==> flow/design.v <==
module EntryBox(Ai, Bi, Pi, Gi);
  input Ai, Bi;
  output Pi, Gi;
  wire Pi, Gi;
  xor(Pi, Ai, Bi);
  and(Gi, Ai, Bi);
endmodule
module GenerateBox(Pi, Gi, Gki, G);
  input Pi, Gi, Gki;
  output G;
  wire G;
  wire w1, w2;
  and(w1, Pi, Gki);
  or(G, w1, Gi);
endmodule
module PropagateBox(Pi, Gi, Pki, Gki, P, G);
  input Pi, Gi, Pki, Gki;
  output P, G;
  wire P, G;
  and(P, Pi, Pki);  
  GenerateBox gbox(.Pi(Pi), .Gi(Gi), .Gki(Gki), .G(G));
endmodule
module SumBlock(Pi, Gki, Si);
  input Pi, Gki;
  output Si;
  wire Si;
  xor(Si, Pi, Gki);
endmodule
`timescale 1ns / 1ns
module KoggeStoneAdder8bit(A, B, Ci, S, Co);
  input Ci;
  input [7:0] A, B;
  output [7:0] S;
  output Co;
  wire [7:0] S;
  wire Co;
  wire P00, P01, P02, P03, P04, P05, P06, P07;
  wire G00, G01, G02, G03, G04, G05, G06, G07;
  wire P11, P12, P13, P14, P15, P16, P17;
  wire G10, G11, G12, G13, G14, G15, G16, G17;
  wire P23, P24, P25, P26, P27;
  wire G21, G22, G23, G24, G25, G26, G27;
  wire P37;
  wire G33, G34, G35, G36;
  EntryBox E0(.Ai(A[0]), .Bi(B[0]), .Pi(P00), .Gi(G00));
  EntryBox E1(.Ai(A[1]), .Bi(B[1]), .Pi(P01), .Gi(G01));
  EntryBox E2(.Ai(A[2]), .Bi(B[2]), .Pi(P02), .Gi(G02));
  EntryBox E3(.Ai(A[3]), .Bi(B[3]), .Pi(P03), .Gi(G03));
  EntryBox E4(.Ai(A[4]), .Bi(B[4]), .Pi(P04), .Gi(G04));
  EntryBox E5(.Ai(A[5]), .Bi(B[5]), .Pi(P05), .Gi(G05));
  EntryBox E6(.Ai(A[6]), .Bi(B[6]), .Pi(P06), .Gi(G06));
  EntryBox E7(.Ai(A[7]), .Bi(B[7]), .Pi(P07), .Gi(G07));
  GenerateBox  GB10 (.Pi(P00), .Gi(G00), .Gki(Ci),  .G(G10));
  PropagateBox PB11 (.Pi(P01), .Gi(G01), .Pki(P00), .Gki(G00), .P(P11), .G(G11));
  PropagateBox PB12 (.Pi(P02), .Gi(G02), .Pki(P01), .Gki(G01), .P(P12), .G(G12));
  PropagateBox PB13 (.Pi(P03), .Gi(G03), .Pki(P02), .Gki(G02), .P(P13), .G(G13));
  PropagateBox PB14 (.Pi(P04), .Gi(G04), .Pki(P03), .Gki(G03), .P(P14), .G(G14));
  PropagateBox PB15 (.Pi(P05), .Gi(G05), .Pki(P04), .Gki(G04), .P(P15), .G(G15));
  PropagateBox PB16 (.Pi(P06), .Gi(G06), .Pki(P05), .Gki(G05), .P(P16), .G(G16));
  PropagateBox PB17 (.Pi(P07), .Gi(G07), .Pki(P06), .Gki(G06), .P(P17), .G(G17));
  GenerateBox  GB21 (.Pi(P11), .Gi(G11), .Gki(Ci),  .G(G21));
  GenerateBox  GB22 (.Pi(P12), .Gi(G12), .Gki(G10), .G(G22));
  PropagateBox PB23 (.Pi(P13), .Gi(G13), .Pki(P11), .Gki(G11), .P(P23), .G(G23));
  PropagateBox PB24 (.Pi(P14), .Gi(G14), .Pki(P12), .Gki(G12), .P(P24), .G(G24));
  PropagateBox PB25 (.Pi(P15), .Gi(G15), .Pki(P13), .Gki(G13), .P(P25), .G(G25));
  PropagateBox PB26 (.Pi(P16), .Gi(G16), .Pki(P14), .Gki(G14), .P(P26), .G(G26));
  PropagateBox PB27 (.Pi(P17), .Gi(G17), .Pki(P15), .Gki(G15), .P(P27), .G(G27));
  GenerateBox  GB33 (.Pi(P23), .Gi(G23), .Gki(Ci),  .G(G33));
  GenerateBox  GB34 (.Pi(P24), .Gi(G24), .Gki(G10), .G(G34));
  GenerateBox  GB35 (.Pi(P25), .Gi(G25), .Gki(G21), .G(G35));
  GenerateBox  GB36 (.Pi(P26), .Gi(G26), .Gki(G22), .G(G36));
  PropagateBox PB37 (.Pi(P27), .Gi(G27), .Pki(P23), .Gki(G23), .P(P37), .G(G37));
  GenerateBox  GB47 (.Pi(P37), .Gi(G37), .Gki(Ci), .G(Co)); 
  SumBlock S0(.Pi(P00), .Gki(Ci),  .Si(S[0]));
  SumBlock S1(.Pi(P01), .Gki(G10), .Si(S[1]));
  SumBlock S2(.Pi(P02), .Gki(G21), .Si(S[2]));
  SumBlock S3(.Pi(P03), .Gki(G22), .Si(S[3]));
  SumBlock S4(.Pi(P04), .Gki(G33), .Si(S[4]));
  SumBlock S5(.Pi(P05), .Gki(G34), .Si(S[5]));
  SumBlock S6(.Pi(P06), .Gki(G35), .Si(S[6]));
  SumBlock S7(.Pi(P07), .Gki(G36), .Si(S[7]));
endmodule
`timescale 1ns / 1ns
module KSA_24bit(Ci, A, B, S, Co);
	input Ci;						 
	input [23:0] A, B;			 
	output wire [23:0] S;		 
	output wire Co;				 
	wire W1, W2;
	KoggeStoneAdder8bit KSA0(.A(A[7:0]),   .B(B[7:0]),   .Ci(Ci), .S(S[7:0]),   .Co(W1));
	KoggeStoneAdder8bit KSA1(.A(A[15:8]),  .B(B[15:8]),  .Ci(W1), .S(S[15:8]),  .Co(W2));
	KoggeStoneAdder8bit KSA2(.A(A[23:16]), .B(B[23:16]), .Ci(W2), .S(S[23:16]), .Co(Co));
endmodule
`timescale 1ns / 1ns
module KSA_48bit(Ci, A, B, S, Co);
	input Ci;						 
	input [47:0] A, B;			 
	output wire [47:0] S;		 
	output wire Co;				 
	wire W1, W2, W3, W4, W5;
	KoggeStoneAdder8bit KSA0(.A(A[7:0]),   .B(B[7:0]),   .Ci(Ci), .S(S[7:0]),   .Co(W1));
	KoggeStoneAdder8bit KSA1(.A(A[15:8]),  .B(B[15:8]),  .Ci(W1), .S(S[15:8]),  .Co(W2));
	KoggeStoneAdder8bit KSA2(.A(A[23:16]), .B(B[23:16]), .Ci(W2), .S(S[23:16]), .Co(W3));
	KoggeStoneAdder8bit KSA3(.A(A[31:24]), .B(B[31:24]), .Ci(W3), .S(S[31:24]), .Co(W4));
	KoggeStoneAdder8bit KSA4(.A(A[39:32]), .B(B[39:32]), .Ci(W4), .S(S[39:32]), .Co(W5));
	KoggeStoneAdder8bit KSA5(.A(A[47:40]), .B(B[47:40]), .Ci(W5), .S(S[47:40]), .Co(Co));
endmodule
module Mux(sel,in0,in1,out);
input wire sel;
input wire [23:0] in0,in1;
output wire [23:0] out;
assign out=(sel)? in1:in0;
endmodule
`timescale 1ns / 1ps
module FSA_24bit_u(Multiplicand, Multiplier, Result);
	input wire [23:0] Multiplicand;
	input wire [23:0] Multiplier;
	output wire [47:0] Result;
	wire [47:0] W0,	 W1,  W2,  W3,  W4,  W5,  W6,  W7,  W8,  W9,  W10, W11;
	wire [47:0] W12, W13, W14, W15, W16, W17, W18, W19, W20, W21;
	wire [23:0] WAND0,	WAND1,	WAND2,	WAND3,	WAND4,	WAND5,	WAND6,	WAND7; 
	wire [23:0] WAND8,	WAND9,	WAND10, WAND11, WAND12, WAND13, WAND14, WAND15; 
	wire [23:0] WAND16, WAND17, WAND18, WAND19, WAND20, WAND21, WAND22, WAND23;
	and(WAND0[0], Multiplicand[0], Multiplier[0]);
	and(WAND0[1], Multiplicand[1], Multiplier[0]);
	and(WAND0[2], Multiplicand[2], Multiplier[0]);
	and(WAND0[3], Multiplicand[3], Multiplier[0]);
	and(WAND0[4], Multiplicand[4], Multiplier[0]);
	and(WAND0[5], Multiplicand[5], Multiplier[0]);
	and(WAND0[6], Multiplicand[6], Multiplier[0]);
	and(WAND0[7], Multiplicand[7], Multiplier[0]);
	and(WAND0[8], Multiplicand[8], Multiplier[0]);
	and(WAND0[9], Multiplicand[9], Multiplier[0]);
	and(WAND0[10], Multiplicand[10], Multiplier[0]);
	and(WAND0[11], Multiplicand[11], Multiplier[0]);
	and(WAND0[12], Multiplicand[12], Multiplier[0]);
	and(WAND0[13], Multiplicand[13], Multiplier[0]);
	and(WAND0[14], Multiplicand[14], Multiplier[0]);
	and(WAND0[15], Multiplicand[15], Multiplier[0]);
	and(WAND0[16], Multiplicand[16], Multiplier[0]);
	and(WAND0[17], Multiplicand[17], Multiplier[0]);
	and(WAND0[18], Multiplicand[18], Multiplier[0]);
	and(WAND0[19], Multiplicand[19], Multiplier[0]);
	and(WAND0[20], Multiplicand[20], Multiplier[0]);
	and(WAND0[21], Multiplicand[21], Multiplier[0]);
	and(WAND0[22], Multiplicand[22], Multiplier[0]);
	and(WAND0[23], Multiplicand[23], Multiplier[0]);
	and(WAND1[0], Multiplicand[0], Multiplier[1]);
	and(WAND1[1], Multiplicand[1], Multiplier[1]);
	and(WAND1[2], Multiplicand[2], Multiplier[1]);
	and(WAND1[3], Multiplicand[3], Multiplier[1]);
	and(WAND1[4], Multiplicand[4], Multiplier[1]);
	and(WAND1[5], Multiplicand[5], Multiplier[1]);
	and(WAND1[6], Multiplicand[6], Multiplier[1]);
	and(WAND1[7], Multiplicand[7], Multiplier[1]);
	and(WAND1[8], Multiplicand[8], Multiplier[1]);
	and(WAND1[9], Multiplicand[9], Multiplier[1]);
	and(WAND1[10], Multiplicand[10], Multiplier[1]);
	and(WAND1[11], Multiplicand[11], Multiplier[1]);
	and(WAND1[12], Multiplicand[12], Multiplier[1]);
	and(WAND1[13], Multiplicand[13], Multiplier[1]);
	and(WAND1[14], Multiplicand[14], Multiplier[1]);
	and(WAND1[15], Multiplicand[15], Multiplier[1]);
	and(WAND1[16], Multiplicand[16], Multiplier[1]);
	and(WAND1[17], Multiplicand[17], Multiplier[1]);
	and(WAND1[18], Multiplicand[18], Multiplier[1]);
	and(WAND1[19], Multiplicand[19], Multiplier[1]);
	and(WAND1[20], Multiplicand[20], Multiplier[1]);
	and(WAND1[21], Multiplicand[21], Multiplier[1]);
	and(WAND1[22], Multiplicand[22], Multiplier[1]);
	and(WAND1[23], Multiplicand[23], Multiplier[1]);
	and(WAND2[0], Multiplicand[0], Multiplier[2]);
	and(WAND2[1], Multiplicand[1], Multiplier[2]);
	and(WAND2[2], Multiplicand[2], Multiplier[2]);
	and(WAND2[3], Multiplicand[3], Multiplier[2]);
	and(WAND2[4], Multiplicand[4], Multiplier[2]);
	and(WAND2[5], Multiplicand[5], Multiplier[2]);
	and(WAND2[6], Multiplicand[6], Multiplier[2]);
	and(WAND2[7], Multiplicand[7], Multiplier[2]);
	and(WAND2[8], Multiplicand[8], Multiplier[2]);
	and(WAND2[9], Multiplicand[9], Multiplier[2]);
	and(WAND2[10], Multiplicand[10], Multiplier[2]);
	and(WAND2[11], Multiplicand[11], Multiplier[2]);
	and(WAND2[12], Multiplicand[12], Multiplier[2]);
	and(WAND2[13], Multiplicand[13], Multiplier[2]);
	and(WAND2[14], Multiplicand[14], Multiplier[2]);
	and(WAND2[15], Multiplicand[15], Multiplier[2]);
	and(WAND2[16], Multiplicand[16], Multiplier[2]);
	and(WAND2[17], Multiplicand[17], Multiplier[2]);
	and(WAND2[18], Multiplicand[18], Multiplier[2]);
	and(WAND2[19], Multiplicand[19], Multiplier[2]);
	and(WAND2[20], Multiplicand[20], Multiplier[2]);
	and(WAND2[21], Multiplicand[21], Multiplier[2]);
	and(WAND2[22], Multiplicand[22], Multiplier[2]);
	and(WAND2[23], Multiplicand[23], Multiplier[2]);
	and(WAND3[0], Multiplicand[0], Multiplier[3]);
	and(WAND3[1], Multiplicand[1], Multiplier[3]);
	and(WAND3[2], Multiplicand[2], Multiplier[3]);
	and(WAND3[3], Multiplicand[3], Multiplier[3]);
	and(WAND3[4], Multiplicand[4], Multiplier[3]);
	and(WAND3[5], Multiplicand[5], Multiplier[3]);
	and(WAND3[6], Multiplicand[6], Multiplier[3]);
	and(WAND3[7], Multiplicand[7], Multiplier[3]);
	and(WAND3[8], Multiplicand[8], Multiplier[3]);
	and(WAND3[9], Multiplicand[9], Multiplier[3]);
	and(WAND3[10], Multiplicand[10], Multiplier[3]);
	and(WAND3[11], Multiplicand[11], Multiplier[3]);
	and(WAND3[12], Multiplicand[12], Multiplier[3]);
	and(WAND3[13], Multiplicand[13], Multiplier[3]);
	and(WAND3[14], Multiplicand[14], Multiplier[3]);
	and(WAND3[15], Multiplicand[15], Multiplier[3]);
	and(WAND3[16], Multiplicand[16], Multiplier[3]);
	and(WAND3[17], Multiplicand[17], Multiplier[3]);
	and(WAND3[18], Multiplicand[18], Multiplier[3]);
	and(WAND3[19], Multiplicand[19], Multiplier[3]);
	and(WAND3[20], Multiplicand[20], Multiplier[3]);
	and(WAND3[21], Multiplicand[21], Multiplier[3]);
	and(WAND3[22], Multiplicand[22], Multiplier[3]);
	and(WAND3[23], Multiplicand[23], Multiplier[3]);
	and(WAND4[0], Multiplicand[0], Multiplier[4]);
	and(WAND4[1], Multiplicand[1], Multiplier[4]);
	and(WAND4[2], Multiplicand[2], Multiplier[4]);
	and(WAND4[3], Multiplicand[3], Multiplier[4]);
	and(WAND4[4], Multiplicand[4], Multiplier[4]);
	and(WAND4[5], Multiplicand[5], Multiplier[4]);
	and(WAND4[6], Multiplicand[6], Multiplier[4]);
	and(WAND4[7], Multiplicand[7], Multiplier[4]);
	and(WAND4[8], Multiplicand[8], Multiplier[4]);
	and(WAND4[9], Multiplicand[9], Multiplier[4]);
	and(WAND4[10], Multiplicand[10], Multiplier[4]);
	and(WAND4[11], Multiplicand[11], Multiplier[4]);
	and(WAND4[12], Multiplicand[12], Multiplier[4]);
	and(WAND4[13], Multiplicand[13], Multiplier[4]);
	and(WAND4[14], Multiplicand[14], Multiplier[4]);
	and(WAND4[15], Multiplicand[15], Multiplier[4]);
	and(WAND4[16], Multiplicand[16], Multiplier[4]);
	and(WAND4[17], Multiplicand[17], Multiplier[4]);
	and(WAND4[18], Multiplicand[18], Multiplier[4]);
	and(WAND4[19], Multiplicand[19], Multiplier[4]);
	and(WAND4[20], Multiplicand[20], Multiplier[4]);
	and(WAND4[21], Multiplicand[21], Multiplier[4]);
	and(WAND4[22], Multiplicand[22], Multiplier[4]);
	and(WAND4[23], Multiplicand[23], Multiplier[4]);
	and(WAND5[0], Multiplicand[0], Multiplier[5]);
	and(WAND5[1], Multiplicand[1], Multiplier[5]);
	and(WAND5[2], Multiplicand[2], Multiplier[5]);
	and(WAND5[3], Multiplicand[3], Multiplier[5]);
	and(WAND5[4], Multiplicand[4], Multiplier[5]);
	and(WAND5[5], Multiplicand[5], Multiplier[5]);
	and(WAND5[6], Multiplicand[6], Multiplier[5]);
	and(WAND5[7], Multiplicand[7], Multiplier[5]);
	and(WAND5[8], Multiplicand[8], Multiplier[5]);
	and(WAND5[9], Multiplicand[9], Multiplier[5]);
	and(WAND5[10], Multiplicand[10], Multiplier[5]);
	and(WAND5[11], Multiplicand[11], Multiplier[5]);
	and(WAND5[12], Multiplicand[12], Multiplier[5]);
	and(WAND5[13], Multiplicand[13], Multiplier[5]);
	and(WAND5[14], Multiplicand[14], Multiplier[5]);
	and(WAND5[15], Multiplicand[15], Multiplier[5]);
	and(WAND5[16], Multiplicand[16], Multiplier[5]);
	and(WAND5[17], Multiplicand[17], Multiplier[5]);
	and(WAND5[18], Multiplicand[18], Multiplier[5]);
	and(WAND5[19], Multiplicand[19], Multiplier[5]);
	and(WAND5[20], Multiplicand[20], Multiplier[5]);
	and(WAND5[21], Multiplicand[21], Multiplier[5]);
	and(WAND5[22], Multiplicand[22], Multiplier[5]);
	and(WAND5[23], Multiplicand[23], Multiplier[5]);
	and(WAND6[0], Multiplicand[0], Multiplier[6]);
	and(WAND6[1], Multiplicand[1], Multiplier[6]);
	and(WAND6[2], Multiplicand[2], Multiplier[6]);
	and(WAND6[3], Multiplicand[3], Multiplier[6]);
	and(WAND6[4], Multiplicand[4], Multiplier[6]);
	and(WAND6[5], Multiplicand[5], Multiplier[6]);
	and(WAND6[6], Multiplicand[6], Multiplier[6]);
	and(WAND6[7], Multiplicand[7], Multiplier[6]);
	and(WAND6[8], Multiplicand[8], Multiplier[6]);
	and(WAND6[9], Multiplicand[9], Multiplier[6]);
	and(WAND6[10], Multiplicand[10], Multiplier[6]);
	and(WAND6[11], Multiplicand[11], Multiplier[6]);
	and(WAND6[12], Multiplicand[12], Multiplier[6]);
	and(WAND6[13], Multiplicand[13], Multiplier[6]);
	and(WAND6[14], Multiplicand[14], Multiplier[6]);
	and(WAND6[15], Multiplicand[15], Multiplier[6]);
	and(WAND6[16], Multiplicand[16], Multiplier[6]);
	and(WAND6[17], Multiplicand[17], Multiplier[6]);
	and(WAND6[18], Multiplicand[18], Multiplier[6]);
	and(WAND6[19], Multiplicand[19], Multiplier[6]);
	and(WAND6[20], Multiplicand[20], Multiplier[6]);
	and(WAND6[21], Multiplicand[21], Multiplier[6]);
	and(WAND6[22], Multiplicand[22], Multiplier[6]);
	and(WAND6[23], Multiplicand[23], Multiplier[6]);
	and(WAND7[0], Multiplicand[0], Multiplier[7]);
	and(WAND7[1], Multiplicand[1], Multiplier[7]);
	and(WAND7[2], Multiplicand[2], Multiplier[7]);
	and(WAND7[3], Multiplicand[3], Multiplier[7]);
	and(WAND7[4], Multiplicand[4], Multiplier[7]);
	and(WAND7[5], Multiplicand[5], Multiplier[7]);
	and(WAND7[6], Multiplicand[6], Multiplier[7]);
	and(WAND7[7], Multiplicand[7], Multiplier[7]);
	and(WAND7[8], Multiplicand[8], Multiplier[7]);
	and(WAND7[9], Multiplicand[9], Multiplier[7]);
	and(WAND7[10], Multiplicand[10], Multiplier[7]);
	and(WAND7[11], Multiplicand[11], Multiplier[7]);
	and(WAND7[12], Multiplicand[12], Multiplier[7]);
	and(WAND7[13], Multiplicand[13], Multiplier[7]);
	and(WAND7[14], Multiplicand[14], Multiplier[7]);
	and(WAND7[15], Multiplicand[15], Multiplier[7]);
	and(WAND7[16], Multiplicand[16], Multiplier[7]);
	and(WAND7[17], Multiplicand[17], Multiplier[7]);
	and(WAND7[18], Multiplicand[18], Multiplier[7]);
	and(WAND7[19], Multiplicand[19], Multiplier[7]);
	and(WAND7[20], Multiplicand[20], Multiplier[7]);
	and(WAND7[21], Multiplicand[21], Multiplier[7]);
	and(WAND7[22], Multiplicand[22], Multiplier[7]);
	and(WAND7[23], Multiplicand[23], Multiplier[7]);
	and(WAND8[0], Multiplicand[0], Multiplier[8]);
	and(WAND8[1], Multiplicand[1], Multiplier[8]);
	and(WAND8[2], Multiplicand[2], Multiplier[8]);
	and(WAND8[3], Multiplicand[3], Multiplier[8]);
	and(WAND8[4], Multiplicand[4], Multiplier[8]);
	and(WAND8[5], Multiplicand[5], Multiplier[8]);
	and(WAND8[6], Multiplicand[6], Multiplier[8]);
	and(WAND8[7], Multiplicand[7], Multiplier[8]);
	and(WAND8[8], Multiplicand[8], Multiplier[8]);
	and(WAND8[9], Multiplicand[9], Multiplier[8]);
	and(WAND8[10], Multiplicand[10], Multiplier[8]);
	and(WAND8[11], Multiplicand[11], Multiplier[8]);
	and(WAND8[12], Multiplicand[12], Multiplier[8]);
	and(WAND8[13], Multiplicand[13], Multiplier[8]);
	and(WAND8[14], Multiplicand[14], Multiplier[8]);
	and(WAND8[15], Multiplicand[15], Multiplier[8]);
	and(WAND8[16], Multiplicand[16], Multiplier[8]);
	and(WAND8[17], Multiplicand[17], Multiplier[8]);
	and(WAND8[18], Multiplicand[18], Multiplier[8]);
	and(WAND8[19], Multiplicand[19], Multiplier[8]);
	and(WAND8[20], Multiplicand[20], Multiplier[8]);
	and(WAND8[21], Multiplicand[21], Multiplier[8]);
	and(WAND8[22], Multiplicand[22], Multiplier[8]);
	and(WAND8[23], Multiplicand[23], Multiplier[8]);
	and(WAND9[0], Multiplicand[0], Multiplier[9]);
	and(WAND9[1], Multiplicand[1], Multiplier[9]);
	and(WAND9[2], Multiplicand[2], Multiplier[9]);
	and(WAND9[3], Multiplicand[3], Multiplier[9]);
	and(WAND9[4], Multiplicand[4], Multiplier[9]);
	and(WAND9[5], Multiplicand[5], Multiplier[9]);
	and(WAND9[6], Multiplicand[6], Multiplier[9]);
	and(WAND9[7], Multiplicand[7], Multiplier[9]);
	and(WAND9[8], Multiplicand[8], Multiplier[9]);
	and(WAND9[9], Multiplicand[9], Multiplier[9]);
	and(WAND9[10], Multiplicand[10], Multiplier[9]);
	and(WAND9[11], Multiplicand[11], Multiplier[9]);
	and(WAND9[12], Multiplicand[12], Multiplier[9]);
	and(WAND9[13], Multiplicand[13], Multiplier[9]);
	and(WAND9[14], Multiplicand[14], Multiplier[9]);
	and(WAND9[15], Multiplicand[15], Multiplier[9]);
	and(WAND9[16], Multiplicand[16], Multiplier[9]);
	and(WAND9[17], Multiplicand[17], Multiplier[9]);
	and(WAND9[18], Multiplicand[18], Multiplier[9]);
	and(WAND9[19], Multiplicand[19], Multiplier[9]);
	and(WAND9[20], Multiplicand[20], Multiplier[9]);
	and(WAND9[21], Multiplicand[21], Multiplier[9]);
	and(WAND9[22], Multiplicand[22], Multiplier[9]);
	and(WAND9[23], Multiplicand[23], Multiplier[9]);
	and(WAND10[0], Multiplicand[0], Multiplier[10]);
	and(WAND10[1], Multiplicand[1], Multiplier[10]);
	and(WAND10[2], Multiplicand[2], Multiplier[10]);
	and(WAND10[3], Multiplicand[3], Multiplier[10]);
	and(WAND10[4], Multiplicand[4], Multiplier[10]);
	and(WAND10[5], Multiplicand[5], Multiplier[10]);
	and(WAND10[6], Multiplicand[6], Multiplier[10]);
	and(WAND10[7], Multiplicand[7], Multiplier[10]);
	and(WAND10[8], Multiplicand[8], Multiplier[10]);
	and(WAND10[9], Multiplicand[9], Multiplier[10]);
	and(WAND10[10], Multiplicand[10], Multiplier[10]);
	and(WAND10[11], Multiplicand[11], Multiplier[10]);
	and(WAND10[12], Multiplicand[12], Multiplier[10]);
	and(WAND10[13], Multiplicand[13], Multiplier[10]);
	and(WAND10[14], Multiplicand[14], Multiplier[10]);
	and(WAND10[15], Multiplicand[15], Multiplier[10]);
	and(WAND10[16], Multiplicand[16], Multiplier[10]);
	and(WAND10[17], Multiplicand[17], Multiplier[10]);
	and(WAND10[18], Multiplicand[18], Multiplier[10]);
	and(WAND10[19], Multiplicand[19], Multiplier[10]);
	and(WAND10[20], Multiplicand[20], Multiplier[10]);
	and(WAND10[21], Multiplicand[21], Multiplier[10]);
	and(WAND10[22], Multiplicand[22], Multiplier[10]);
	and(WAND10[23], Multiplicand[23], Multiplier[10]);
	and(WAND11[0], Multiplicand[0], Multiplier[11]);
	and(WAND11[1], Multiplicand[1], Multiplier[11]);
	and(WAND11[2], Multiplicand[2], Multiplier[11]);
	and(WAND11[3], Multiplicand[3], Multiplier[11]);
	and(WAND11[4], Multiplicand[4], Multiplier[11]);
	and(WAND11[5], Multiplicand[5], Multiplier[11]);
	and(WAND11[6], Multiplicand[6], Multiplier[11]);
	and(WAND11[7], Multiplicand[7], Multiplier[11]);
	and(WAND11[8], Multiplicand[8], Multiplier[11]);
	and(WAND11[9], Multiplicand[9], Multiplier[11]);
	and(WAND11[10], Multiplicand[10], Multiplier[11]);
	and(WAND11[11], Multiplicand[11], Multiplier[11]);
	and(WAND11[12], Multiplicand[12], Multiplier[11]);
	and(WAND11[13], Multiplicand[13], Multiplier[11]);
	and(WAND11[14], Multiplicand[14], Multiplier[11]);
	and(WAND11[15], Multiplicand[15], Multiplier[11]);
	and(WAND11[16], Multiplicand[16], Multiplier[11]);
	and(WAND11[17], Multiplicand[17], Multiplier[11]);
	and(WAND11[18], Multiplicand[18], Multiplier[11]);
	and(WAND11[19], Multiplicand[19], Multiplier[11]);
	and(WAND11[20], Multiplicand[20], Multiplier[11]);
	and(WAND11[21], Multiplicand[21], Multiplier[11]);
	and(WAND11[22], Multiplicand[22], Multiplier[11]);
	and(WAND11[23], Multiplicand[23], Multiplier[11]);
	and(WAND12[0], Multiplicand[0], Multiplier[12]);
	and(WAND12[1], Multiplicand[1], Multiplier[12]);
	and(WAND12[2], Multiplicand[2], Multiplier[12]);
	and(WAND12[3], Multiplicand[3], Multiplier[12]);
	and(WAND12[4], Multiplicand[4], Multiplier[12]);
	and(WAND12[5], Multiplicand[5], Multiplier[12]);
	and(WAND12[6], Multiplicand[6], Multiplier[12]);
	and(WAND12[7], Multiplicand[7], Multiplier[12]);
	and(WAND12[8], Multiplicand[8], Multiplier[12]);
	and(WAND12[9], Multiplicand[9], Multiplier[12]);
	and(WAND12[10], Multiplicand[10], Multiplier[12]);
	and(WAND12[11], Multiplicand[11], Multiplier[12]);
	and(WAND12[12], Multiplicand[12], Multiplier[12]);
	and(WAND12[13], Multiplicand[13], Multiplier[12]);
	and(WAND12[14], Multiplicand[14], Multiplier[12]);
	and(WAND12[15], Multiplicand[15], Multiplier[12]);
	and(WAND12[16], Multiplicand[16], Multiplier[12]);
	and(WAND12[17], Multiplicand[17], Multiplier[12]);
	and(WAND12[18], Multiplicand[18], Multiplier[12]);
	and(WAND12[19], Multiplicand[19], Multiplier[12]);
	and(WAND12[20], Multiplicand[20], Multiplier[12]);
	and(WAND12[21], Multiplicand[21], Multiplier[12]);
	and(WAND12[22], Multiplicand[22], Multiplier[12]);
	and(WAND12[23], Multiplicand[23], Multiplier[12]);
	and(WAND13[0], Multiplicand[0], Multiplier[13]);
	and(WAND13[1], Multiplicand[1], Multiplier[13]);
	and(WAND13[2], Multiplicand[2], Multiplier[13]);
	and(WAND13[3], Multiplicand[3], Multiplier[13]);
	and(WAND13[4], Multiplicand[4], Multiplier[13]);
	and(WAND13[5], Multiplicand[5], Multiplier[13]);
	and(WAND13[6], Multiplicand[6], Multiplier[13]);
	and(WAND13[7], Multiplicand[7], Multiplier[13]);
	and(WAND13[8], Multiplicand[8], Multiplier[13]);
	and(WAND13[9], Multiplicand[9], Multiplier[13]);
	and(WAND13[10], Multiplicand[10], Multiplier[13]);
	and(WAND13[11], Multiplicand[11], Multiplier[13]);
	and(WAND13[12], Multiplicand[12], Multiplier[13]);
	and(WAND13[13], Multiplicand[13], Multiplier[13]);
	and(WAND13[14], Multiplicand[14], Multiplier[13]);
	and(WAND13[15], Multiplicand[15], Multiplier[13]);
	and(WAND13[16], Multiplicand[16], Multiplier[13]);
	and(WAND13[17], Multiplicand[17], Multiplier[13]);
	and(WAND13[18], Multiplicand[18], Multiplier[13]);
	and(WAND13[19], Multiplicand[19], Multiplier[13]);
	and(WAND13[20], Multiplicand[20], Multiplier[13]);
	and(WAND13[21], Multiplicand[21], Multiplier[13]);
	and(WAND13[22], Multiplicand[22], Multiplier[13]);
	and(WAND13[23], Multiplicand[23], Multiplier[13]);
	and(WAND14[0], Multiplicand[0], Multiplier[14]);
	and(WAND14[1], Multiplicand[1], Multiplier[14]);
	and(WAND14[2], Multiplicand[2], Multiplier[14]);
	and(WAND14[3], Multiplicand[3], Multiplier[14]);
	and(WAND14[4], Multiplicand[4], Multiplier[14]);
	and(WAND14[5], Multiplicand[5], Multiplier[14]);
	and(WAND14[6], Multiplicand[6], Multiplier[14]);
	and(WAND14[7], Multiplicand[7], Multiplier[14]);
	and(WAND14[8], Multiplicand[8], Multiplier[14]);
	and(WAND14[9], Multiplicand[9], Multiplier[14]);
	and(WAND14[10], Multiplicand[10], Multiplier[14]);
	and(WAND14[11], Multiplicand[11], Multiplier[14]);
	and(WAND14[12], Multiplicand[12], Multiplier[14]);
	and(WAND14[13], Multiplicand[13], Multiplier[14]);
	and(WAND14[14], Multiplicand[14], Multiplier[14]);
	and(WAND14[15], Multiplicand[15], Multiplier[14]);
	and(WAND14[16], Multiplicand[16], Multiplier[14]);
	and(WAND14[17], Multiplicand[17], Multiplier[14]);
	and(WAND14[18], Multiplicand[18], Multiplier[14]);
	and(WAND14[19], Multiplicand[19], Multiplier[14]);
	and(WAND14[20], Multiplicand[20], Multiplier[14]);
	and(WAND14[21], Multiplicand[21], Multiplier[14]);
	and(WAND14[22], Multiplicand[22], Multiplier[14]);
	and(WAND14[23], Multiplicand[23], Multiplier[14]);
	and(WAND15[0], Multiplicand[0], Multiplier[15]);
	and(WAND15[1], Multiplicand[1], Multiplier[15]);
	and(WAND15[2], Multiplicand[2], Multiplier[15]);
	and(WAND15[3], Multiplicand[3], Multiplier[15]);
	and(WAND15[4], Multiplicand[4], Multiplier[15]);
	and(WAND15[5], Multiplicand[5], Multiplier[15]);
	and(WAND15[6], Multiplicand[6], Multiplier[15]);
	and(WAND15[7], Multiplicand[7], Multiplier[15]);
	and(WAND15[8], Multiplicand[8], Multiplier[15]);
	and(WAND15[9], Multiplicand[9], Multiplier[15]);
	and(WAND15[10], Multiplicand[10], Multiplier[15]);
	and(WAND15[11], Multiplicand[11], Multiplier[15]);
	and(WAND15[12], Multiplicand[12], Multiplier[15]);
	and(WAND15[13], Multiplicand[13], Multiplier[15]);
	and(WAND15[14], Multiplicand[14], Multiplier[15]);
	and(WAND15[15], Multiplicand[15], Multiplier[15]);
	and(WAND15[16], Multiplicand[16], Multiplier[15]);
	and(WAND15[17], Multiplicand[17], Multiplier[15]);
	and(WAND15[18], Multiplicand[18], Multiplier[15]);
	and(WAND15[19], Multiplicand[19], Multiplier[15]);
	and(WAND15[20], Multiplicand[20], Multiplier[15]);
	and(WAND15[21], Multiplicand[21], Multiplier[15]);
	and(WAND15[22], Multiplicand[22], Multiplier[15]);
	and(WAND15[23], Multiplicand[23], Multiplier[15]);
	and(WAND16[0], Multiplicand[0], Multiplier[16]);
	and(WAND16[1], Multiplicand[1], Multiplier[16]);
	and(WAND16[2], Multiplicand[2], Multiplier[16]);
	and(WAND16[3], Multiplicand[3], Multiplier[16]);
	and(WAND16[4], Multiplicand[4], Multiplier[16]);
	and(WAND16[5], Multiplicand[5], Multiplier[16]);
	and(WAND16[6], Multiplicand[6], Multiplier[16]);
	and(WAND16[7], Multiplicand[7], Multiplier[16]);
	and(WAND16[8], Multiplicand[8], Multiplier[16]);
	and(WAND16[9], Multiplicand[9], Multiplier[16]);
	and(WAND16[10], Multiplicand[10], Multiplier[16]);
	and(WAND16[11], Multiplicand[11], Multiplier[16]);
	and(WAND16[12], Multiplicand[12], Multiplier[16]);
	and(WAND16[13], Multiplicand[13], Multiplier[16]);
	and(WAND16[14], Multiplicand[14], Multiplier[16]);
	and(WAND16[15], Multiplicand[15], Multiplier[16]);
	and(WAND16[16], Multiplicand[16], Multiplier[16]);
	and(WAND16[17], Multiplicand[17], Multiplier[16]);
	and(WAND16[18], Multiplicand[18], Multiplier[16]);
	and(WAND16[19], Multiplicand[19], Multiplier[16]);
	and(WAND16[20], Multiplicand[20], Multiplier[16]);
	and(WAND16[21], Multiplicand[21], Multiplier[16]);
	and(WAND16[22], Multiplicand[22], Multiplier[16]);
	and(WAND16[23], Multiplicand[23], Multiplier[16]);
	and(WAND17[0], Multiplicand[0], Multiplier[17]);
	and(WAND17[1], Multiplicand[1], Multiplier[17]);
	and(WAND17[2], Multiplicand[2], Multiplier[17]);
	and(WAND17[3], Multiplicand[3], Multiplier[17]);
	and(WAND17[4], Multiplicand[4], Multiplier[17]);
	and(WAND17[5], Multiplicand[5], Multiplier[17]);
	and(WAND17[6], Multiplicand[6], Multiplier[17]);
	and(WAND17[7], Multiplicand[7], Multiplier[17]);
	and(WAND17[8], Multiplicand[8], Multiplier[17]);
	and(WAND17[9], Multiplicand[9], Multiplier[17]);
	and(WAND17[10], Multiplicand[10], Multiplier[17]);
	and(WAND17[11], Multiplicand[11], Multiplier[17]);
	and(WAND17[12], Multiplicand[12], Multiplier[17]);
	and(WAND17[13], Multiplicand[13], Multiplier[17]);
	and(WAND17[14], Multiplicand[14], Multiplier[17]);
	and(WAND17[15], Multiplicand[15], Multiplier[17]);
	and(WAND17[16], Multiplicand[16], Multiplier[17]);
	and(WAND17[17], Multiplicand[17], Multiplier[17]);
	and(WAND17[18], Multiplicand[18], Multiplier[17]);
	and(WAND17[19], Multiplicand[19], Multiplier[17]);
	and(WAND17[20], Multiplicand[20], Multiplier[17]);
	and(WAND17[21], Multiplicand[21], Multiplier[17]);
	and(WAND17[22], Multiplicand[22], Multiplier[17]);
	and(WAND17[23], Multiplicand[23], Multiplier[17]);
	and(WAND18[0], Multiplicand[0], Multiplier[18]);
	and(WAND18[1], Multiplicand[1], Multiplier[18]);
	and(WAND18[2], Multiplicand[2], Multiplier[18]);
	and(WAND18[3], Multiplicand[3], Multiplier[18]);
	and(WAND18[4], Multiplicand[4], Multiplier[18]);
	and(WAND18[5], Multiplicand[5], Multiplier[18]);
	and(WAND18[6], Multiplicand[6], Multiplier[18]);
	and(WAND18[7], Multiplicand[7], Multiplier[18]);
	and(WAND18[8], Multiplicand[8], Multiplier[18]);
	and(WAND18[9], Multiplicand[9], Multiplier[18]);
	and(WAND18[10], Multiplicand[10], Multiplier[18]);
	and(WAND18[11], Multiplicand[11], Multiplier[18]);
	and(WAND18[12], Multiplicand[12], Multiplier[18]);
	and(WAND18[13], Multiplicand[13], Multiplier[18]);
	and(WAND18[14], Multiplicand[14], Multiplier[18]);
	and(WAND18[15], Multiplicand[15], Multiplier[18]);
	and(WAND18[16], Multiplicand[16], Multiplier[18]);
	and(WAND18[17], Multiplicand[17], Multiplier[18]);
	and(WAND18[18], Multiplicand[18], Multiplier[18]);
	and(WAND18[19], Multiplicand[19], Multiplier[18]);
	and(WAND18[20], Multiplicand[20], Multiplier[18]);
	and(WAND18[21], Multiplicand[21], Multiplier[18]);
	and(WAND18[22], Multiplicand[22], Multiplier[18]);
	and(WAND18[23], Multiplicand[23], Multiplier[18]);
	and(WAND19[0], Multiplicand[0], Multiplier[19]);
	and(WAND19[1], Multiplicand[1], Multiplier[19]);
	and(WAND19[2], Multiplicand[2], Multiplier[19]);
	and(WAND19[3], Multiplicand[3], Multiplier[19]);
	and(WAND19[4], Multiplicand[4], Multiplier[19]);
	and(WAND19[5], Multiplicand[5], Multiplier[19]);
	and(WAND19[6], Multiplicand[6], Multiplier[19]);
	and(WAND19[7], Multiplicand[7], Multiplier[19]);
	and(WAND19[8], Multiplicand[8], Multiplier[19]);
	and(WAND19[9], Multiplicand[9], Multiplier[19]);
	and(WAND19[10], Multiplicand[10], Multiplier[19]);
	and(WAND19[11], Multiplicand[11], Multiplier[19]);
	and(WAND19[12], Multiplicand[12], Multiplier[19]);
	and(WAND19[13], Multiplicand[13], Multiplier[19]);
	and(WAND19[14], Multiplicand[14], Multiplier[19]);
	and(WAND19[15], Multiplicand[15], Multiplier[19]);
	and(WAND19[16], Multiplicand[16], Multiplier[19]);
	and(WAND19[17], Multiplicand[17], Multiplier[19]);
	and(WAND19[18], Multiplicand[18], Multiplier[19]);
	and(WAND19[19], Multiplicand[19], Multiplier[19]);
	and(WAND19[20], Multiplicand[20], Multiplier[19]);
	and(WAND19[21], Multiplicand[21], Multiplier[19]);
	and(WAND19[22], Multiplicand[22], Multiplier[19]);
	and(WAND19[23], Multiplicand[23], Multiplier[19]);
	and(WAND20[0], Multiplicand[0], Multiplier[20]);
	and(WAND20[1], Multiplicand[1], Multiplier[20]);
	and(WAND20[2], Multiplicand[2], Multiplier[20]);
	and(WAND20[3], Multiplicand[3], Multiplier[20]);
	and(WAND20[4], Multiplicand[4], Multiplier[20]);
	and(WAND20[5], Multiplicand[5], Multiplier[20]);
	and(WAND20[6], Multiplicand[6], Multiplier[20]);
	and(WAND20[7], Multiplicand[7], Multiplier[20]);
	and(WAND20[8], Multiplicand[8], Multiplier[20]);
	and(WAND20[9], Multiplicand[9], Multiplier[20]);
	and(WAND20[10], Multiplicand[10], Multiplier[20]);
	and(WAND20[11], Multiplicand[11], Multiplier[20]);
	and(WAND20[12], Multiplicand[12], Multiplier[20]);
	and(WAND20[13], Multiplicand[13], Multiplier[20]);
	and(WAND20[14], Multiplicand[14], Multiplier[20]);
	and(WAND20[15], Multiplicand[15], Multiplier[20]);
	and(WAND20[16], Multiplicand[16], Multiplier[20]);
	and(WAND20[17], Multiplicand[17], Multiplier[20]);
	and(WAND20[18], Multiplicand[18], Multiplier[20]);
	and(WAND20[19], Multiplicand[19], Multiplier[20]);
	and(WAND20[20], Multiplicand[20], Multiplier[20]);
	and(WAND20[21], Multiplicand[21], Multiplier[20]);
	and(WAND20[22], Multiplicand[22], Multiplier[20]);
	and(WAND20[23], Multiplicand[23], Multiplier[20]);
	and(WAND21[0], Multiplicand[0], Multiplier[21]);
	and(WAND21[1], Multiplicand[1], Multiplier[21]);
	and(WAND21[2], Multiplicand[2], Multiplier[21]);
	and(WAND21[3], Multiplicand[3], Multiplier[21]);
	and(WAND21[4], Multiplicand[4], Multiplier[21]);
	and(WAND21[5], Multiplicand[5], Multiplier[21]);
	and(WAND21[6], Multiplicand[6], Multiplier[21]);
	and(WAND21[7], Multiplicand[7], Multiplier[21]);
	and(WAND21[8], Multiplicand[8], Multiplier[21]);
	and(WAND21[9], Multiplicand[9], Multiplier[21]);
	and(WAND21[10], Multiplicand[10], Multiplier[21]);
	and(WAND21[11], Multiplicand[11], Multiplier[21]);
	and(WAND21[12], Multiplicand[12], Multiplier[21]);
	and(WAND21[13], Multiplicand[13], Multiplier[21]);
	and(WAND21[14], Multiplicand[14], Multiplier[21]);
	and(WAND21[15], Multiplicand[15], Multiplier[21]);
	and(WAND21[16], Multiplicand[16], Multiplier[21]);
	and(WAND21[17], Multiplicand[17], Multiplier[21]);
	and(WAND21[18], Multiplicand[18], Multiplier[21]);
	and(WAND21[19], Multiplicand[19], Multiplier[21]);
	and(WAND21[20], Multiplicand[20], Multiplier[21]);
	and(WAND21[21], Multiplicand[21], Multiplier[21]);
	and(WAND21[22], Multiplicand[22], Multiplier[21]);
	and(WAND21[23], Multiplicand[23], Multiplier[21]);
	and(WAND22[0], Multiplicand[0], Multiplier[22]);
	and(WAND22[1], Multiplicand[1], Multiplier[22]);
	and(WAND22[2], Multiplicand[2], Multiplier[22]);
	and(WAND22[3], Multiplicand[3], Multiplier[22]);
	and(WAND22[4], Multiplicand[4], Multiplier[22]);
	and(WAND22[5], Multiplicand[5], Multiplier[22]);
	and(WAND22[6], Multiplicand[6], Multiplier[22]);
	and(WAND22[7], Multiplicand[7], Multiplier[22]);
	and(WAND22[8], Multiplicand[8], Multiplier[22]);
	and(WAND22[9], Multiplicand[9], Multiplier[22]);
	and(WAND22[10], Multiplicand[10], Multiplier[22]);
	and(WAND22[11], Multiplicand[11], Multiplier[22]);
	and(WAND22[12], Multiplicand[12], Multiplier[22]);
	and(WAND22[13], Multiplicand[13], Multiplier[22]);
	and(WAND22[14], Multiplicand[14], Multiplier[22]);
	and(WAND22[15], Multiplicand[15], Multiplier[22]);
	and(WAND22[16], Multiplicand[16], Multiplier[22]);
	and(WAND22[17], Multiplicand[17], Multiplier[22]);
	and(WAND22[18], Multiplicand[18], Multiplier[22]);
	and(WAND22[19], Multiplicand[19], Multiplier[22]);
	and(WAND22[20], Multiplicand[20], Multiplier[22]);
	and(WAND22[21], Multiplicand[21], Multiplier[22]);
	and(WAND22[22], Multiplicand[22], Multiplier[22]);
	and(WAND22[23], Multiplicand[23], Multiplier[22]);
	and(WAND23[0], Multiplicand[0], Multiplier[23]);
	and(WAND23[1], Multiplicand[1], Multiplier[23]);
	and(WAND23[2], Multiplicand[2], Multiplier[23]);
	and(WAND23[3], Multiplicand[3], Multiplier[23]);
	and(WAND23[4], Multiplicand[4], Multiplier[23]);
	and(WAND23[5], Multiplicand[5], Multiplier[23]);
	and(WAND23[6], Multiplicand[6], Multiplier[23]);
	and(WAND23[7], Multiplicand[7], Multiplier[23]);
	and(WAND23[8], Multiplicand[8], Multiplier[23]);
	and(WAND23[9], Multiplicand[9], Multiplier[23]);
	and(WAND23[10], Multiplicand[10], Multiplier[23]);
	and(WAND23[11], Multiplicand[11], Multiplier[23]);
	and(WAND23[12], Multiplicand[12], Multiplier[23]);
	and(WAND23[13], Multiplicand[13], Multiplier[23]);
	and(WAND23[14], Multiplicand[14], Multiplier[23]);
	and(WAND23[15], Multiplicand[15], Multiplier[23]);
	and(WAND23[16], Multiplicand[16], Multiplier[23]);
	and(WAND23[17], Multiplicand[17], Multiplier[23]);
	and(WAND23[18], Multiplicand[18], Multiplier[23]);
	and(WAND23[19], Multiplicand[19], Multiplier[23]);
	and(WAND23[20], Multiplicand[20], Multiplier[23]);
	and(WAND23[21], Multiplicand[21], Multiplier[23]);
	and(WAND23[22], Multiplicand[22], Multiplier[23]);
	and(WAND23[23], Multiplicand[23], Multiplier[23]);
	KSA_48bit KSA0  (.Ci(1'b0), .A({24'b0, WAND0}),         .B({23'b0, WAND1, 1'b0}),   .S(W0),  .Co());
	KSA_48bit KSA1  (.Ci(1'b0), .A({22'b0, WAND2, 2'b0}),   .B({21'b0, WAND3, 3'b0}),   .S(W1),  .Co());
	KSA_48bit KSA2  (.Ci(1'b0), .A({20'b0, WAND4, 4'b0}),   .B({19'b0, WAND5, 5'b0}),   .S(W2),  .Co());
	KSA_48bit KSA3  (.Ci(1'b0), .A({18'b0, WAND6, 6'b0}),   .B({17'b0, WAND7, 7'b0}),   .S(W3),  .Co());
	KSA_48bit KSA4  (.Ci(1'b0), .A({16'b0, WAND8, 8'b0}),   .B({15'b0, WAND9, 9'b0}),   .S(W4),  .Co());
	KSA_48bit KSA5  (.Ci(1'b0), .A({14'b0, WAND10, 10'b0}), .B({13'b0, WAND11, 11'b0}), .S(W5),  .Co());
	KSA_48bit KSA6  (.Ci(1'b0), .A({12'b0, WAND12, 12'b0}), .B({11'b0, WAND13, 13'b0}), .S(W6),  .Co());
	KSA_48bit KSA7  (.Ci(1'b0), .A({10'b0, WAND14, 14'b0}), .B({9'b0, WAND15, 15'b0}),  .S(W7),  .Co());
	KSA_48bit KSA8  (.Ci(1'b0), .A({8'b0, WAND16, 16'b0}),  .B({7'b0, WAND17, 17'b0}),  .S(W8),  .Co());
	KSA_48bit KSA9  (.Ci(1'b0), .A({6'b0, WAND18, 18'b0}),  .B({5'b0, WAND19, 19'b0}),  .S(W9),  .Co());
	KSA_48bit KSA10 (.Ci(1'b0), .A({4'b0, WAND20, 20'b0}),  .B({3'b0, WAND21, 21'b0}),  .S(W10), .Co());
	KSA_48bit KSA11 (.Ci(1'b0), .A({2'b0, WAND22, 22'b0}),  .B({1'b0, WAND23, 23'b0}),  .S(W11), .Co());
	KSA_48bit KSA12 (.Ci(1'b0), .A(W0),    .B(W1),    .S(W12),   .Co());
	KSA_48bit KSA13 (.Ci(1'b0), .A(W2),    .B(W3),    .S(W13),   .Co());
	KSA_48bit KSA14 (.Ci(1'b0), .A(W4),    .B(W5),    .S(W14),   .Co());
	KSA_48bit KSA15 (.Ci(1'b0), .A(W6),    .B(W7),    .S(W15),   .Co());
	KSA_48bit KSA16 (.Ci(1'b0), .A(W8),    .B(W9),    .S(W16),   .Co());
	KSA_48bit KSA17 (.Ci(1'b0), .A(W10),   .B(W11),   .S(W17),   .Co());
	KSA_48bit KSA18 (.Ci(1'b0), .A(W12),   .B(W13),   .S(W18),   .Co());
	KSA_48bit KSA19 (.Ci(1'b0), .A(W14),   .B(W15),   .S(W19),   .Co());
	KSA_48bit KSA20 (.Ci(1'b0), .A(W16),   .B(W17),   .S(W20),   .Co());
	KSA_48bit KSA21 (.Ci(1'b0), .A(W18),   .B(W19),   .S(W21),   .Co());
	KSA_48bit KSA22 (.Ci(1'b0), .A(W20),   .B(W21),   .S(Result),   .Co());
endmodule
`timescale 1ns / 1ps
module FloatMultiplier_rounding(Multiplicand, Multiplier, Result);
	input wire [31:0] Multiplicand;
	input wire [31:0] Multiplier;
	output wire [31:0] Result;
	wire [47:0] Wmult;
	wire [23:0] Wmux, Wround;
	wire [7:0] WE1;
	FSA_24bit_u Mult( .Multiplicand({1'b1,Multiplicand[22:0]}), .Multiplier({1'b1,Multiplier[22:0]}), .Result(Wmult));
	Mux m2to1( .sel(Wmult[47]), .in0(Wmult[45:22]), .in1(Wmult[46:23]), .out(Wmux));
	KSA_24bit addr( .Ci(Wmux[0]), .A({1'b0,Wmux[23:1]}), .B(24'b0), .S(Wround), .Co());
	assign Result[22:0] = Wround[22:0];
	KoggeStoneAdder8bit Add1( .A(Multiplicand[30:23]), .B(8'b10000001), .Ci(Wmult[47]), .S(WE1), .Co());
	KoggeStoneAdder8bit Add2( .A(WE1), .B(Multiplier[30:23]), .Ci(Wround[23]), .S(Result[30:23]), .Co());
	xor x1(Result[31],Multiplicand[31],Multiplier[31]);
endmodule
module Circle_Area_Calculator(clk, rst, radius, area);
  input wire clk, rst;
  input wire [31:0] radius;
  output reg [31:0] area;
  wire [31:0] Square_radius, Result;
  parameter Pi = 32'b01000000010010010000111111010000;
  FloatMultiplier_rounding FM0(.Multiplicand(radius), .Multiplier(radius), .Result(Square_radius));
  FloatMultiplier_rounding FM1(.Multiplicand(Square_radius), .Multiplier(Pi), .Result(Result));
  always @(posedge clk) begin
	if(rst) begin
		area[31:0] <= 1'b0;
	end else begin
		area[31:0] <= Result[31:0];
	end
  end
endmodule
Step by step through the tools: Circle_Area_Calculator --
The steps from the RTL of Circle_Area_Calculator to its reports follow in flow order. Lines are those of the file above, counted from 1. Library cell names are shortened. Not given: n/a
Inputs: top module Circle_Area_Calculator, clock port clk, standard-cell library sky130hd, timing corner tt_025C_1v80

Elaborated design --
Yosys after proc, flatten, opt, wreduce and memory -nomap, before mapping. Enables and synchronous resets that opt folds into registers are not counted as muxes. Memory bits, and registers merged into a memory's read port (data or address), are not among the register bits. Print and check cells are not counted. Equal cells are merged and count once.
Operators by class: add/subtract/negate cells 0, $mul 0, divide/modulo/power cells 0, $lt $le $gt $ge 0, equality and inequality tests 0, shift-type cells 0, multiplexer cells 2, bitwise operators 7074, reductions and logical operators 0
Operators by type and width (count):
- 1-bit bitwise AND | 3896
- 1-bit OR | 1718
- 1-bit bitwise XOR | 1447
- 24-bit two-way mux | 2
- 1-bit NOT | 13
Bit counts: register bits 31, latch bits 0, bits in writable memories 0, memory bits (read-only) 0, clocked read ports x word width 0, memory cells 0, input bits 34, output and inout port bits 32, elaborated cells 7077

Longest topological paths --
Yosys ltp: most cells in a row. Word level: on the elaborated netlist, between registers, memories and ports. Mapped: between sequential cells and ports; inverters and the memories' decode and read muxes count.
Depth: word-level depth 131, ABC_AREA 0, gate-level depth with buffers 141

After synthesis --
The flow's flattened synthesis, as Yosys stat reports it; memories are mapped. The netlist is that of the ABC_AREA named above (0 if unset); the other value can give another one. Totals and module areas in this step are rounded.
Cells by type:
- ha_1 | count 630, area in all 7882.56 um2
- xnor2_1 | count 416, area in all 3.64E+03 um2
- fa_1 | count 104, area in all 2.08E+03 um2
- a21oi_1 | count 406, area in all 2.03E+03 um2
- xor2_1 | count 181, area in all 1585.27 um2
- a21o_1 | count 185, area in all 1.39E+03 um2
- inv_1 | count 339, area in all 1272.47 um2
- and2_1 | count 198, area in all 1.24E+03 um2
- nor2_1 | count 310, area in all 1.16E+03 um2
- o21ai_0 | count 224, area in all 1.12E+03 um2
- o21a_1 | count 117, area in all 878.342 um2
- o21bai_1 | count 110, area in all 825.792 um2
- nor2b_1 | count 124, area in all 775.744 um2
- nand2_1 | count 179, area in all 671.894 um2
- dfxtp_1 | count 31, area in all 620.595 um2
- nand2b_1 | count 98, area in all 613.088 um2
- nor3_1 | count 93, area in all 465.446 um2
- clkbuf_1 | count 79, area in all 296.534 um2
Other cell types: 88; their cells: 473.
Synthesis totals: cell count 4297, cell area after synthesis 0.032 mm2, flip-flop cells 31, buffer cells 96
By module: a second synthesis without flattening, with its own total; a netlist apart from the flattened one above.
Second synthesis, totals: cells (unflattened synthesis) 15775, area (unflattened synthesis) 0.13 mm2
Each row is one instance without its submodules.
Modules:
- GenerateBox | instances 6006, cells 1, area 0.0000075 mm2
- EntryBox | instances 2288, cells 1, area 0.000013 mm2
- PropagateBox | instances 3718, cells 1, area 0.0000063 mm2
- SumBlock | instances 2288, cells 1, area 0.0000088 mm2
- FSA_24bit_u | instances 2, cells 673, area 0.0044 mm2
- Circle_Area_Calculator | instances 1, cells 69, area 0.00087 mm2
- Mux | instances 2, cells 27, area 0.0004 mm2
- FloatMultiplier_rounding | instances 2, cells 3, area 0.000016 mm2
- KSA_24bit | instances 2, cells 0, area 0 mm2
- KSA_48bit | instances 46, cells 0, area 0 mm2
- KoggeStoneAdder8bit | instances 286, cells 0, area 0 mm2

Path before layout --
Source: OpenSTA report_checks on the synthesized netlist (no wires, ideal clock, input and output delay 20% of the period each), path of least setup slack; recovery checks are left aside. Register names are those of the netlist, which keeps one name where synthesis merged equal registers.
Path post-synthesis: kind input to register, start in radius[2], end reg area[30], period 30000 ps, input delay 6000 ps, library setup time 128 ps, arrival 29452 ps, data required time 29872 ps, setup slack 421 ps, path delay 23580 ps, stages on the path 134, path buffers 8, period reached after synthesis 29579 ps
"path delay" is the arrival time less input delay plus setup time. "stages on the path": output pins that drive a net of the path, with the launching flip-flop's if there is one; two outputs of one cell count as two. "period reached after synthesis" = period - worst setup slack (recovery checks aside). The figure is calculated, with input and output delays left at 20% of the set period. Between the ends stands the longest chain of elaborated cells between them, by number of cells; it is not shown to be the way that was timed. Of several equally long chains one is given. Each line given opens the expression or statement behind the cell; cells for indexed reads and writes are added by Yosys, which also makes memories of some case tables.
On the way, post-synthesis: path through clkbuf_1 clkbuf_1 and2_1 ha_1 a31o_2 a21oi_1 maj3_1 o21a_1 o21bai_1 a21oi_1 fa_1 inv_1 ha_1 o21a_1 o21a_1 o21a_1 o21ai_0 a21boi_0 [98 not listed] nand3_1 o21ai_0 o211ai_4 nand2_1 clkbuf_1 clkbuf_1 a21oi_1 ha_1 nor2b_1 nand2_1 a211oi_2 and3_1 ha_1 nand2_1 or3_1 nor4_1 xnor2_1 nor2_1, length of the longest elaborated chain 131
RTL lines, path post-synthesis:
- from (decl) | line 742 | input wire [31:0] radius;
- 1-bit bitwise AND | line 150 | and(WAND1[2], Multiplicand[2], Multiplier[1]);
- 1-bit bitwise XOR | line 5 | xor(Pi, Ai, Bi);
- 1-bit bitwise AND | line 20 | and(P, Pi, Pki);
- 1-bit bitwise AND | line 13 | and(w1, Pi, Gki);
- 1-bit OR | line 14 | or(G, w1, Gi);
- 1-bit bitwise AND | line 13
- 1-bit OR | line 14
- [105 not listed]
- 1-bit OR (2 in a row) | line 14
- 1-bit bitwise AND (3 in a row) | line 13
- 1-bit bitwise XOR | line 27 | xor(Si, Pi, Gki);
- 24-bit two-way mux | line 112 | assign out=(sel)? in1:in0;
- 1-bit bitwise AND (3 in a row) | line 20
- 1-bit bitwise AND (8 in a row) | line 13
- 1-bit bitwise XOR | line 27
- to (assign) | line 750 | area[31:0] <= 1'b0;
- to (assign) | line 752 | area[31:0] <= Result[31:0];
- to (decl) | line 743 | output reg [31:0] area;

Path in the finished layout --
From the final timing report of flow run A: the path of least setup slack in the routed layout; clock arrival at registers is part of the times. The report prints the path's times to 10 ps; the period is as set.
Path after layout: kind input to register, start in radius[2], end reg area[30], period 48300 ps, input delay 9660 ps, library setup time 120 ps, arrival 38950 ps, data required time 48450 ps, setup slack 9500 ps, stages on the path 127, path buffers 1
Between the ends stands the longest chain of elaborated cells between them, by number of cells; it is not shown to be the way that was timed. Of several equally long chains one is given.
On the way, after layout: path through clkdlybuf4s50_1 and2_1 ha_1 a31o_2 a21oi_1 maj3_1 o21a_1 o21bai_1 a21oi_1 fa_1 inv_1 ha_1 o21a_1 o21a_1 o21a_1 o21ai_0 a21boi_0 o21ai_0 [91 not listed] ha_1 nand3_1 o21ai_0 o211ai_4 nand2_1 nor2_1 a21oi_1 ha_1 nor2b_1 nand2_1 a211oi_2 and3_1 ha_1 nand2_1 or3_1 nor4_1 xnor2_1 nor2_1, length of the longest elaborated chain 131
RTL lines, path after layout:
- from (decl) | line 742 | input wire [31:0] radius;
- 1-bit bitwise AND | line 150 | and(WAND1[2], Multiplicand[2], Multiplier[1]);
- 1-bit bitwise XOR | line 5 | xor(Pi, Ai, Bi);
- 1-bit bitwise AND | line 20 | and(P, Pi, Pki);
- 1-bit bitwise AND | line 13 | and(w1, Pi, Gki);
- 1-bit OR | line 14 | or(G, w1, Gi);
- 1-bit bitwise AND | line 13
- 1-bit OR | line 14
- [105 not listed]
- 1-bit OR (2 in a row) | line 14
- 1-bit bitwise AND (3 in a row) | line 13
- 1-bit bitwise XOR | line 27 | xor(Si, Pi, Gki);
- 24-bit two-way mux | line 112 | assign out=(sel)? in1:in0;
- 1-bit bitwise AND (3 in a row) | line 20
- 1-bit bitwise AND (8 in a row) | line 13
- 1-bit bitwise XOR | line 27
- to (assign) | line 750 | area[31:0] <= 1'b0;
- to (assign) | line 752 | area[31:0] <= Result[31:0];
- to (decl) | line 743 | output reg [31:0] area;

==> runs of Circle_Area_Calculator <==
4 stored runs of Circle_Area_Calculator in the flow (synthesis by Yosys, layout by OpenROAD, sky130hd cells), in arbitrary order. Constraints: input delay and output delay 20% of the set period each, output load 0.01 pF.
"achieved clock period" = clock period - worst setup slack. The figure is calculated, with input and output delays left at 20% of the set period.
"worst setup path time" is the time allowed to the run's worst setup path (the clock period less input and output delay, where it has them) less its slack. Clock arrival times count: a late capture clock shortens it, a late launch clock lengthens it.
"worst setup path time" is given in steps of 10 ps.
The measured numbers are rounded.
[flow run A] settings: CORE_ASPECT_RATIO=0.79, CORE_UTILIZATION=63, GPL_TIMING_DRIVEN=1, MIN_ROUTING_LAYER=met1, PLACE_DENSITY_LB_ADDON=0.08, SLEW_MARGIN=15, period_ns=48.3, CAP_MARGIN=20, CORE_MARGIN=2
[flow run A] result: chip area after synthesis (Yosys) 0.032 mm2, die area 0.053 mm2, standard-cell area of the final layout 0.034 mm2, utilization 0.67, worst setup slack after layout 9500 ps, total negative slack 0 ps, worst hold slack 10000 ps, achieved clock period 38797 ps, worst setup path time 29140 ps, worst setup path kind input to register
[flow run B] settings: CORE_ASPECT_RATIO=1.05, CORE_UTILIZATION=71, CTS_CLUSTER_SIZE=29, GPL_TIMING_DRIVEN=0, MIN_ROUTING_LAYER=met1, PLACE_DENSITY_LB_ADDON=0.18, SETUP_SLACK_MARGIN=5.0, TNS_END_PERCENT=10, period_ns=30.1, CAP_MARGIN=20, CORE_MARGIN=2, SLEW_MARGIN=20
[flow run B] result: chip area after synthesis (Yosys) 0.032 mm2, die area 0.047 mm2, standard-cell area of the final layout 0.037 mm2, utilization 0.82, worst setup slack after layout -360 ps, total negative slack -860 ps, worst hold slack 6600 ps, achieved clock period 30461 ps, worst setup path time 24440 ps, worst setup path kind input to register
[flow run C] settings: CELL_PAD_IN_SITES_DETAIL_PLACEMENT=2, CORE_MARGIN=3, CTS_CLUSTER_SIZE=20, HOLD_SLACK_MARGIN=0.14, PLACE_DENSITY_LB_ADDON=0.05, period_ns=30.0, CAP_MARGIN=20, CORE_UTILIZATION=40, SLEW_MARGIN=20
[flow run C] result: did not finish, routing stopped with ODB-0269
[flow run D] settings: CORE_UTILIZATION=59, period_ns=29.0, CAP_MARGIN=20, CORE_MARGIN=2, SLEW_MARGIN=20
[flow run D] result: chip area after synthesis (Yosys) 0.032 mm2, die area 0.057 mm2, standard-cell area of the final layout 0.039 mm2, utilization 0.73, worst setup slack after layout 970 ps, total negative slack 0 ps, worst hold slack 6300 ps, achieved clock period 28029 ps, worst setup path time 22230 ps, worst setup path kind input to register
